==> flow/design.v <==
`default_nettype none
`timescale 1ns / 1ps
module mul #(
    WIDTH=25,   
    FBITS=20    
    )(
    input wire signed [WIDTH-1:0] a,    
    input wire signed [WIDTH-1:0] b,    
    output reg signed [WIDTH-1:0] val   
    );
    localparam IBITS = WIDTH - FBITS;     
    localparam MSB = 2*WIDTH - IBITS - 1;  
    localparam LSB = WIDTH - IBITS;        
    localparam HALF = {1'b1, {FBITS-1{1'b0}}}; 
    reg sig_diff;   
    reg signed [WIDTH-1:0] a1, b1;   
    reg signed [WIDTH-1:0] prod_t;   
    reg signed [2*WIDTH-1:0] prod;   
    reg [FBITS-1:0] rbits;           
    reg round;   
    reg even;    
    reg signed [WIDTH-1:0] u_result;    
    always @(*) begin
        sig_diff = a[WIDTH-1] ^ b[WIDTH-1];
        a1 = a[WIDTH-1] ? -a : a;    
        b1 = b[WIDTH-1] ? -b : b;    
        prod = a1 * b1;  
        prod_t = prod[MSB:LSB];  
        rbits  = prod[FBITS-1:0];  
        round  = prod[FBITS-1];    
        even  = ~prod[FBITS];      
         u_result = (round && !(even && rbits == HALF)) ? prod_t + 25'b1 : prod_t;  
         val = sig_diff ? -u_result : u_result;
        end
endmodule
`timescale 1ns / 1ps
 module random(
  output wire [31:0] out,
  input wire clk,  
  input wire reset,
  input wire request        
  ); 
  parameter [31:0] mod = 32'b1000_0000_0000_0000_0000_0000_0000_0000;  
  parameter [31:0] a = 32'd22695477;    
  parameter [31:0] c = 32'b1;            
  reg [31:0] temp;              
  reg [63:0] temp1;             
  reg [31:0] temp2;             
  reg [31:0] temp_out;          
  reg [1:0] state;              
always @(posedge clk) begin
        if(state == 2'b00)
            temp1 <= temp * a + c;   
        else if(state == 2'b01)
            temp2 <= temp1 % mod;    
end
always @(posedge clk or posedge reset) begin
        if (reset) begin
            temp <= 32'd13;
            state <= 2'b00;
            temp_out <= 32'd0;
        end
        else begin
            if(state == 2'b00) begin 
                state <= 2'b01;
            end
            else if(state == 2'b01) begin
                state <= 2'b10;
            end
            else begin
                temp <= temp2;         
                if(request) 
                    state <= 2'b00;    
            end
            if (request)
                temp_out <= temp2;
        end
end
assign out = temp_out;
 endmodule
`default_nettype none
`timescale 1ns / 1ps
module barnsley #(
    FP_WIDTH=25,    
    FP_INT=5       
    ) (
    input  wire clk,                                     
    input wire reset,                                    
    output wire [19:0] iter_max,                          
    input wire iter_change,                              
    output reg done,                                     
    output wire complete,                                
    output reg signed [FP_WIDTH-1:0] xn,                 
    output reg signed [FP_WIDTH-1:0] yn
    );
    reg signed [FP_WIDTH-1:0] mul_a_1, mul_b_1, mul_a_2, mul_b_2;
    wire signed [FP_WIDTH-1:0] mul_val_1, mul_val_2;
    mul #(.WIDTH(FP_WIDTH), .FBITS(FP_WIDTH - FP_INT)) mul_inst_0 (
        /*verilator lint_on PINCONNECTEMPTY*/
        .a(mul_a_1),
        .b(mul_b_1),
        .val(mul_val_1)
    );
    mul #(.WIDTH(FP_WIDTH), .FBITS(FP_WIDTH - FP_INT)) mul_inst_1 (
        /*verilator lint_on PINCONNECTEMPTY*/
        .a(mul_a_2),
        .b(mul_b_2),
        .val(mul_val_2)
    );
    wire [31:0] random_out;
    random random_inst(.out(random_out), .clk(clk), .reset(reset), .request(done) );
    reg [19:0] n;
    reg signed [FP_WIDTH-1:0] x;
    reg signed [FP_WIDTH-1:0] y;
    reg [3:0] state;  
    reg [19:0] iter_value;
    reg iter_reg;
    wire iter_button;
    always @(posedge clk) 
    begin
        iter_reg <= iter_change;
    end
    assign iter_button = iter_change & ~iter_reg;
    localparam signed [FP_WIDTH-1:0] FP_0_16 = 25'b0000000101000111101011100;  
    localparam signed [FP_WIDTH-1:0] FP_0_15 = 25'b0000000100110011001100110;  
    localparam signed [FP_WIDTH-1:0] NFP_0_15 = 25'b1111111011001100110011010;  
    localparam signed [FP_WIDTH-1:0] FP_0_85 = 25'b0000011011001100110011001;  
    localparam signed [FP_WIDTH-1:0] FP_0_04 = 25'b0000000001010001111010111;   
    localparam signed [FP_WIDTH-1:0] NFP_0_04 = 25'b1111110011001100110011010;  
    localparam signed [FP_WIDTH-1:0] FP_0_2  = 25'b0000000110011001100110011;   
    localparam signed [FP_WIDTH-1:0] FP_0_23 = 25'b0000000111010111000010100;  
    localparam signed [FP_WIDTH-1:0] FP_0_22 = 25'b0000000111000010100011110;  
    localparam signed [FP_WIDTH-1:0] FP_0_24 = 25'b0000000111101011100001010;  
    localparam signed [FP_WIDTH-1:0] FP_0_26 = 25'b0000001000010100011110101;  
    localparam signed [FP_WIDTH-1:0] NFP_0_26 = 25'b1111110111101011100001011; 
    localparam signed [FP_WIDTH-1:0] FP_0_28 = 25'b0000001000111101011100001;  
    localparam signed [FP_WIDTH-1:0] FP_1_5  = 25'b0000110000000000000000000;  
    assign complete = (n >= iter_value);
    always @(posedge clk or posedge reset) 
    begin
        if (reset) 
            begin
                x <= 0;  y <= 0;
                xn <= 0; yn <= 0;
                n <= 0;  done <= 0;
                state <= 0;
                iter_value <= 1000;
            end
        else if (iter_button) 
            begin
                done <= 0;
                if (iter_value < 10000)
                    iter_value <= iter_value + 3000; 
            end
        else if (complete)
            done <= 0;
        else
            begin
                case (state)
                    4'b0000: 
                    begin
                        done <= 0;
                        state <= 4'b0001;
                    end
                    4'b0001: 
                    begin
                        done <= 0;
                        if (random_out < 32'd21474836)
                                xn <= 0;
                        else if (random_out < 32'd1846835936)
                            begin 
                                mul_a_1 <= x;
                                mul_b_1 <= FP_0_85;  
                                mul_a_2 <= y;
                                mul_b_2 <= FP_0_04;  
                            end
                        else if (random_out < 32'd1997159792)
                            begin 
                                mul_a_1 <= x;
                                mul_b_1 <= FP_0_2;  
                                mul_a_2 <= y;
                                mul_b_2 <= (FP_0_26);  
                            end
                        else 
                            begin
                                mul_a_1 <= x;
                                mul_b_1 <= (FP_0_15);  
                                mul_a_2 <= y;
                                mul_b_2 <= FP_0_28;  
                            end
                        state <= 4'b0010;
                    end
                    4'b0010: 
                    begin
                        done <= 0;
                        if (random_out < 32'd21474836)
                                xn <= 0;
                        else if (random_out < 32'd1846835936)
                            begin
                                xn <= mul_val_1 + mul_val_2; 
                            end
                        else if (random_out < 32'd1997159792)
                            begin 
                                xn <= mul_val_1 - mul_val_2; 
                            end
                        else 
                            begin
                                xn <= -mul_val_1 + mul_val_2;
                            end
                        state <= 4'b0011;
                    end
                    4'b0011: 
                    begin
                        done <= 0;
                        if (random_out < 32'd21474836)
                            begin
                                mul_a_1 <= FP_0_16;  
                                mul_b_1 <= y; 
                            end
                        else if (random_out < 32'd1846835936)
                            begin 
                                mul_a_1 <= x;
                                mul_b_1 <= (FP_0_04);  
                                mul_a_2 <= y;
                                mul_b_2 <= FP_0_85;  
                            end
                        else if (random_out < 32'd1997159792)
                            begin 
                                mul_a_1 <= x;
                                mul_b_1 <= FP_0_23;  
                                mul_a_2 <= y;
                                mul_b_2 <= FP_0_22;  
                            end
                        else 
                            begin
                                mul_a_1 <= x;
                                mul_b_1 <= FP_0_26;  
                                mul_a_2 <= y;
                                mul_b_2 <= FP_0_24;  
                            end
                        state <= 4'b0100;
                    end 
                    4'b0100: 
                    begin
                        done <= 0;
                        if (random_out < 32'd21474836)
                            begin
                                yn <= mul_val_1;
                            end
                        else if (random_out < 32'd1846835936) 
                            begin 
                                yn <= -mul_val_1 + mul_val_2 + FP_1_5;
                            end
                        else if (random_out < 32'd1997159792)
                            begin 
                                yn <= mul_val_1 + mul_val_2 + FP_1_5;
                            end
                        else 
                            begin
                                yn <= mul_val_1 + mul_val_2;
                            end
                        state <= 4'b0101;
                    end                     
                    4'b0101:
                    begin
                        x <= xn;
                        y <= yn;
                        n <= n + 1;
                        done <= 1;
                        state <= 4'b0000;
                    end
                endcase
            end
    end
    assign iter_max = iter_value;
endmodule
== Tool chain data of barnsley ==
Tool output for the design above, in the order of the flow.
Lines are those of the file above, counted from 1.
Operators carry their Yosys type and port widths (W data, S select, Z words).
Cell names lack the library's common part.
A cell with - has no value.

* Design top: barnsley
* Clock: clk
* Standard-cell library: sky130hd
* Timing corner: tt_025C_1v80

== Word-level counts ==
Source: Yosys, flattened and elaborated, memories not mapped. Widths are those after wreduce. Registers that Yosys merges into a memory's read port (data or address) are not register bits. Print and check cells do not count.

* Magnitude comparators: 5
* Bitwise operators: 11
* Equal/unequal tests: 12
* $add $sub $neg: 17
* Multipliers: 3
* Multiplexer cells: 42
* Reductions and logical operators: 25

{| class="wikitable"
|+ Operator list
! kind !! number
|-
| $mul A25 B25 Y45 || 2
|-
| $mul A31 B25 Y31 const B || 1
|-
| $mux W25 || 23
|-
| $pmux W25 S2 || 4
|-
| $neg A25 Y25 || 7
|-
| $lt A31 B31 Y1 const B || 2
|-
| $mux W19 || 3
|-
| $add A25 B1 Y25 const B || 2
|-
| $add A25 B22 Y25 const B || 2
|-
| $add A25 B25 Y25 || 2
|-
| $eq A20 B20 Y1 const B || 2
|-
| $mux W20 || 2
|-
| $add A31 B1 Y31 const B || 1
|-
| $lt A31 B25 Y1 const B || 1
|-
| $mux W15 || 2
|-
| $sub A25 B25 Y25 || 1
|-
| $pmux W4 S6 || 1
|-
| $add A20 B1 Y20 const B || 1
|-
| $add A20 B12 Y20 const B || 1
|-
| $lt A20 B14 Y1 const B || 1
|-
| $ge A20 B20 Y1 || 1
|-
| $mux W17 || 1
|-
| $reduce_and A5 Y1 || 2
|-
| $reduce_and A3 Y1 || 3
|-
| $not A1 Y1 || 8
|-
| $ne A2 B2 Y1 const B || 4
|-
| $eq A4 B2 Y1 const B || 2
|-
| $eq A4 B3 Y1 const B || 2
|}

Not listed: further kinds 20, cells in them 31.

* Input port bits: 3
* Word-level cells: 133
* Bits in registers: 372

== Depth ==
Yosys ltp: most cells in a row. Word level: on the elaborated netlist, between registers, memories and ports. Mapped: between sequential cells and ports; inverters and the memories' decode and read muxes count.

* Depth after elaboration: 16
* ABC_AREA: 0
* Gate-level depth with buffers: 60
* Gate-level depth less buffers: 56

== Netlist ==
Source: synth_stat.txt of the flow (Yosys; design flattened, memories mapped). It holds for the ABC_AREA given above (unset counts as 0); a run with the other value may have another netlist.

{| class="wikitable"
|+ Cell types
! type !! number !! area in all (um^2)
|-
| fa_1 || 1,264 || 2.53E+04
|-
| ha_1 || 564 || 7.06E+03
|-
| inv_1 || 1,675 || 6,287.28
|-
| dfrtp_1 || 196 || 4.9E+03
|-
| edfxtp_1 || 151 || 4.53E+03
|-
| xnor2_1 || 290 || 2.54E+03
|-
| nand2_1 || 648 || 2.43E+03
|-
| nor2_1 || 519 || 1.95E+03
|-
| and2_1 || 265 || 1,657.84
|-
| mux2_2 || 103 || 1.16E+03
|-
| xor2_1 || 116 || 1.02E+03
|-
| o21ai_0 || 198 || 990.95
|-
| a21oi_1 || 193 || 965.926
|-
| clkbuf_1 || 251 || 942.154
|-
| a21o_1 || 68 || 510.49
|-
| nor3_1 || 71 || 355.341
|-
| nand2b_1 || 56 || 350.336
|-
| nor2b_1 || 51 || 319.056
|}

Other cell types: 90; their cells: 790.

* Synthesis area: 69,406.6 um^2
* Buffer cells: 282
* Flip-flops: 359
* Mapped cells: 7,469
* Sequential part of the area: 9,748.1 um^2

The figures by module come from a second, unflattened synthesis with its own total; it is not the netlist above.

* Cell total of the unflattened synthesis: 8,403
* Area total of the unflattened synthesis: 75,855.3 um^2

Each row is one instance without its submodules.

{| class="wikitable"
|+ Modules
! module !! cells !! area (um^2) !! times used
|-
| mul || 2,875 || 24,573.6 || 2
|-
| barnsley || 1,598 || 14,531.4 || 1
|-
| random || 1,055 || 12,176.7 || 1
|}

== Path before layout ==
Source: OpenSTA report_checks on the synthesized netlist (no wires, ideal clock, input and output delay 20% of the period each), path of least setup slack; recovery checks are left aside. Register names are those of the netlist, which keeps one name where synthesis merged equal registers.

* Kind: register to register
* Start point: reg mul_b_1[2]
* End point: reg yn[24]
* Clock period: 15,000 ps
* Setup slack: 1,353 ps
* Setup time: 140 ps
* Path delay: 13,647 ps
* Launch time at the first pin: 0 ps
* Stages on the path: 54
* Arrival: 13,507 ps
* Buffers on the path: 4
* Period reached after synthesis: 13,647 ps

"path delay" = arrival - input delay + setup time.
"stages on the path" counts driving pins, that of a launching flip-flop among them; a cell with two outputs on the path counts twice.
"period reached after synthesis" is the clock period less the worst setup slack; recovery checks do not enter. This is arithmetic on one report: input and output delays are still those of the set period (20% each).
Between the ends stands the longest chain of elaborated cells between them, by number of cells; it is not shown to be the way that was timed. Of several equally long chains one is given.
Each line given opens the expression or statement behind the cell; cells for indexed reads and writes are added by Yosys, which also makes memories of some case tables.
A register here has more assigning lines than the two given.

* Cell sequence: edfxtp_1 or3_1 nand2b_1 or4_1 o41ai_1 nand2b_1 o21ai_0 xor2_1 clkbuf_1 nor2_1 fa_1 inv_1 fa_1 inv_1 fa_1 inv_1 fa_1 inv_1 [... 18 more ...] o21ai_0 a21oi_1 mux2i_1 xor2_1 ha_1 clkbuf_1 inv_1 nand3_1 o211ai_1 a31oi_1 a2111oi_0 nor2_1 o311ai_0 nor3b_1 xnor2_1 xnor3_1 nand3_1 o311ai_1
* Length of the longest elaborated chain: 15
* Elaborated cells between the ends (all ways): 20

{| class="wikitable"
|+ Ends and longest elaborated chain, after synthesis
! what !! line !! text
|-
| from (decl) || 96 || <nowiki>reg signed [FP_WIDTH-1:0] mul_a_1, mul_b_1, mul_a_2, mul_b_2;</nowiki>
|-
| from (assign) || 187 || <nowiki>mul_b_1 <= (FP_0_15);</nowiki>
|-
| from (assign) || 218 || <nowiki>mul_b_1 <= y;</nowiki>
|-
| $neg A25 Y25 || 26 || <nowiki>b1 = b[WIDTH-1] ? -b : b;</nowiki>
|-
| $mux W25 || 26 ||
|-
| $mul A25 B25 Y45 || 27 || <nowiki>prod = a1 * b1;</nowiki>
|-
| $not A1 Y1 || 31 || <nowiki>even  = ~prod[FBITS];</nowiki>
|-
| $logic_and A1 B1 Y1 || 32 || <nowiki>u_result = (round && !(even && rbits == HALF)) ? prod_t + 25'b1 : prod_t;</nowiki>
|-
| $logic_not A1 Y1 || 32 ||
|-
| $logic_and A1 B1 Y1 || 32 ||
|-
| $mux W25 || 32 ||
|-
| $neg A25 Y25 || 33 || <nowiki>val = sig_diff ? -u_result : u_result;</nowiki>
|-
| $mux W25 || 33 ||
|-
| $neg A25 Y25 || 252 || <nowiki>yn <= -mul_val_1 + mul_val_2 + FP_1_5;</nowiki>
|-
| $add A25 B25 Y25 || 252 ||
|-
| $add A25 B22 Y25 || 252 ||
|-
| $mux W25 || 250 || <nowiki>else if (random_out < 32'd1846835936)</nowiki>
|-
| $mux W25 || 246 || <nowiki>if (random_out < 32'd21474836)</nowiki>
|-
| to (assign) || 248 || <nowiki>yn <= mul_val_1;</nowiki>
|-
| to (assign) || 252 ||
|-
| to (decl) || 94 || <nowiki>output reg signed [FP_WIDTH-1:0] yn</nowiki>
|}

== Path in the finished layout ==
From the final timing report of run 3: the path of least setup slack in the routed layout; clock arrival at registers is part of the times.
The report prints the path's times to 10 ps; the period is as set.

* Kind: register to register
* Start point: reg mul_a_2[6]
* End point: reg yn[24]
* Setup time: 120 ps
* Arrival: 14,920 ps
* Launch time at the first pin: 610 ps
* Setup slack: 540 ps
* Stages on the path: 51
* Buffers on the path: 1
* Clock period: 15,000 ps

Between the ends stands the longest chain of elaborated cells between them, by number of cells; it is not shown to be the way that was timed. Of several equally long chains one is given.
A register here has more assigning lines than the two given.

* Cell sequence: edfxtp_1 or4_1 nor4_1 nand2b_1 nand2b_1 nand2b_1 o21ai_0 xnor2_2 buf_4 and2_1 fa_1 inv_1 fa_1 inv_1 fa_1 inv_1 fa_1 fa_1 [... 15 more ...] a21boi_1 or4_1 nor2_1 a21oi_1 xnor2_2 ha_1 inv_2 or4_1 nor2_1 a31oi_1 o21a_1 xnor2_1 o21a_1 a311oi_1 or3_1 mux2i_1 xnor2_1 o311ai_1
* Length of the longest elaborated chain: 15
* Elaborated cells between the ends (all ways): 19

{| class="wikitable"
|+ Ends and longest elaborated chain, after layout
! what !! line !! text
|-
| from (decl) || 96 || <nowiki>reg signed [FP_WIDTH-1:0] mul_a_1, mul_b_1, mul_a_2, mul_b_2;</nowiki>
|-
| from (assign) || 174 || <nowiki>mul_a_2 <= y;</nowiki>
|-
| from (assign) || 181 || <nowiki>mul_a_2 <= y;</nowiki>
|-
| $neg A25 Y25 || 25 || <nowiki>a1 = a[WIDTH-1] ? -a : a;</nowiki>
|-
| $mux W25 || 25 ||
|-
| $mul A25 B25 Y45 || 27 || <nowiki>prod = a1 * b1;</nowiki>
|-
| $not A1 Y1 || 31 || <nowiki>even  = ~prod[FBITS];</nowiki>
|-
| $logic_and A1 B1 Y1 || 32 || <nowiki>u_result = (round && !(even && rbits == HALF)) ? prod_t + 25'b1 : prod_t;</nowiki>
|-
| $logic_not A1 Y1 || 32 ||
|-
| $logic_and A1 B1 Y1 || 32 ||
|-
| $mux W25 || 32 ||
|-
| $neg A25 Y25 || 33 || <nowiki>val = sig_diff ? -u_result : u_result;</nowiki>
|-
| $mux W25 || 33 ||
|-
| $add A25 B25 Y25 || 256 || <nowiki>yn <= mul_val_1 + mul_val_2 + FP_1_5;</nowiki>
|-
| $add A25 B22 Y25 || 256 ||
|-
| $mux W25 || 254 || <nowiki>else if (random_out < 32'd1997159792)</nowiki>
|-
| $mux W25 || 250 || <nowiki>else if (random_out < 32'd1846835936)</nowiki>
|-
| $mux W25 || 246 || <nowiki>if (random_out < 32'd21474836)</nowiki>
|-
| to (assign) || 248 || <nowiki>yn <= mul_val_1;</nowiki>
|-
| to (assign) || 252 || <nowiki>yn <= -mul_val_1 + mul_val_2 + FP_1_5;</nowiki>
|-
| to (decl) || 94 || <nowiki>output reg signed [FP_WIDTH-1:0] yn</nowiki>
|}

Wiki page: barnsley / flow data

Measured data: module barnsley, platform sky130hd, 5 stored runs of the flow under differing settings, order arbitrary. Input and output delays are each 20% of the period that was set; the output load is 0.01 pF.
"clock period reached": clock period set for the run, less the worst setup slack. It is reckoned from that one timing run; input and output delays stay at 20% of the period that was set.
"time used up by the worst setup path" is the time allowed to the run's worst setup path (the clock period less input and output delay, where it has them) less its slack. Clock arrival times count: a late capture clock shortens it, a late launch clock lengthens it.
"time used up by the worst setup path" is given in steps of 10 ps.

=== Run 1 ===
{| class="wikitable"
! Setting !! Value
|-
| CAP_MARGIN || 0
|-
| CELL_PAD_IN_SITES_DETAIL_PLACEMENT || 1
|-
| CORE_MARGIN || 9
|-
| CORE_UTILIZATION || 70
|-
| CTS_CLUSTER_DIAMETER || 382
|-
| CTS_CLUSTER_SIZE || 77
|-
| GPL_ROUTABILITY_DRIVEN || 0
|-
| MAX_ROUTING_LAYER || met4
|-
| MIN_ROUTING_LAYER || met2
|-
| SLEW_MARGIN || 10
|-
| TNS_END_PERCENT || 5
|-
| period_ns || 11.9
|}
Not finished: placement ended with error DPL-0033.

=== Run 2 ===
{| class="wikitable"
! Setting !! Value
|-
| CELL_PAD_IN_SITES_GLOBAL_PLACEMENT || 3
|-
| CORE_UTILIZATION || 51
|-
| CTS_CLUSTER_DIAMETER || 235
|-
| CTS_CLUSTER_SIZE || 89
|-
| GPL_ROUTABILITY_DRIVEN || 0
|-
| HOLD_SLACK_MARGIN || 0.24
|-
| PLACE_DENSITY_LB_ADDON || 0.04
|-
| SLEW_MARGIN || 15
|-
| period_ns || 11.5
|-
| CAP_MARGIN || 20
|-
| CORE_MARGIN || 2
|}
Not finished: placement ended with error FLW-0024.

=== Run 3 ===
{| class="wikitable"
! Setting !! Value
|-
| CORE_UTILIZATION || 40
|-
| period_ns || 15.0
|-
| CAP_MARGIN || 20
|-
| CORE_MARGIN || 2
|-
| SLEW_MARGIN || 20
|-
! Result !! Value
|-
| Yosys chip area after synthesis || 69,406.6 um^2
|-
| Area of the die || 176,867.0 um^2
|-
| Post-route utilization || 44.0%
|-
| Worst slack on setup checks || 540 ps
|-
| Sum of negative setup slack || 0 ps
|-
| Worst hold slack in the final report || 409 ps
|-
| Clock period reached || 14,460 ps
|-
| Time used up by the worst setup path || 14,460 ps
|-
| Class of the worst setup path || register to register
|}

=== Run 4 ===
{| class="wikitable"
! Setting !! Value
|-
| ABC_AREA || 1
|-
| CAP_MARGIN || 25
|-
| CELL_PAD_IN_SITES_DETAIL_PLACEMENT || 1
|-
| CORE_ASPECT_RATIO || 1.37
|-
| CORE_MARGIN || 9
|-
| CORE_UTILIZATION || 70
|-
| CTS_CLUSTER_DIAMETER || 235
|-
| CTS_CLUSTER_SIZE || 20
|-
| GPL_ROUTABILITY_DRIVEN || 0
|-
| MAX_ROUTING_LAYER || met4
|-
| MIN_ROUTING_LAYER || met2
|-
| SLEW_MARGIN || 0
|-
| TNS_END_PERCENT || 5
|-
| period_ns || 11.9
|}
Not finished: placement ended with error DPL-0033.

=== Run 5 ===
{| class="wikitable"
! Setting !! Value
|-
| CAP_MARGIN || 20
|-
| CELL_PAD_IN_SITES_DETAIL_PLACEMENT || 1
|-
| CORE_UTILIZATION || 62
|-
| GPL_ROUTABILITY_DRIVEN || 1
|-
| MIN_ROUTING_LAYER || met2
|-
| PLACE_DENSITY_LB_ADDON || 0.17
|-
| TNS_END_PERCENT || 10
|-
| period_ns || 11.0
|-
| CORE_MARGIN || 2
|-
| SLEW_MARGIN || 20
|}
Not finished: placement ended with error DPL-0033.
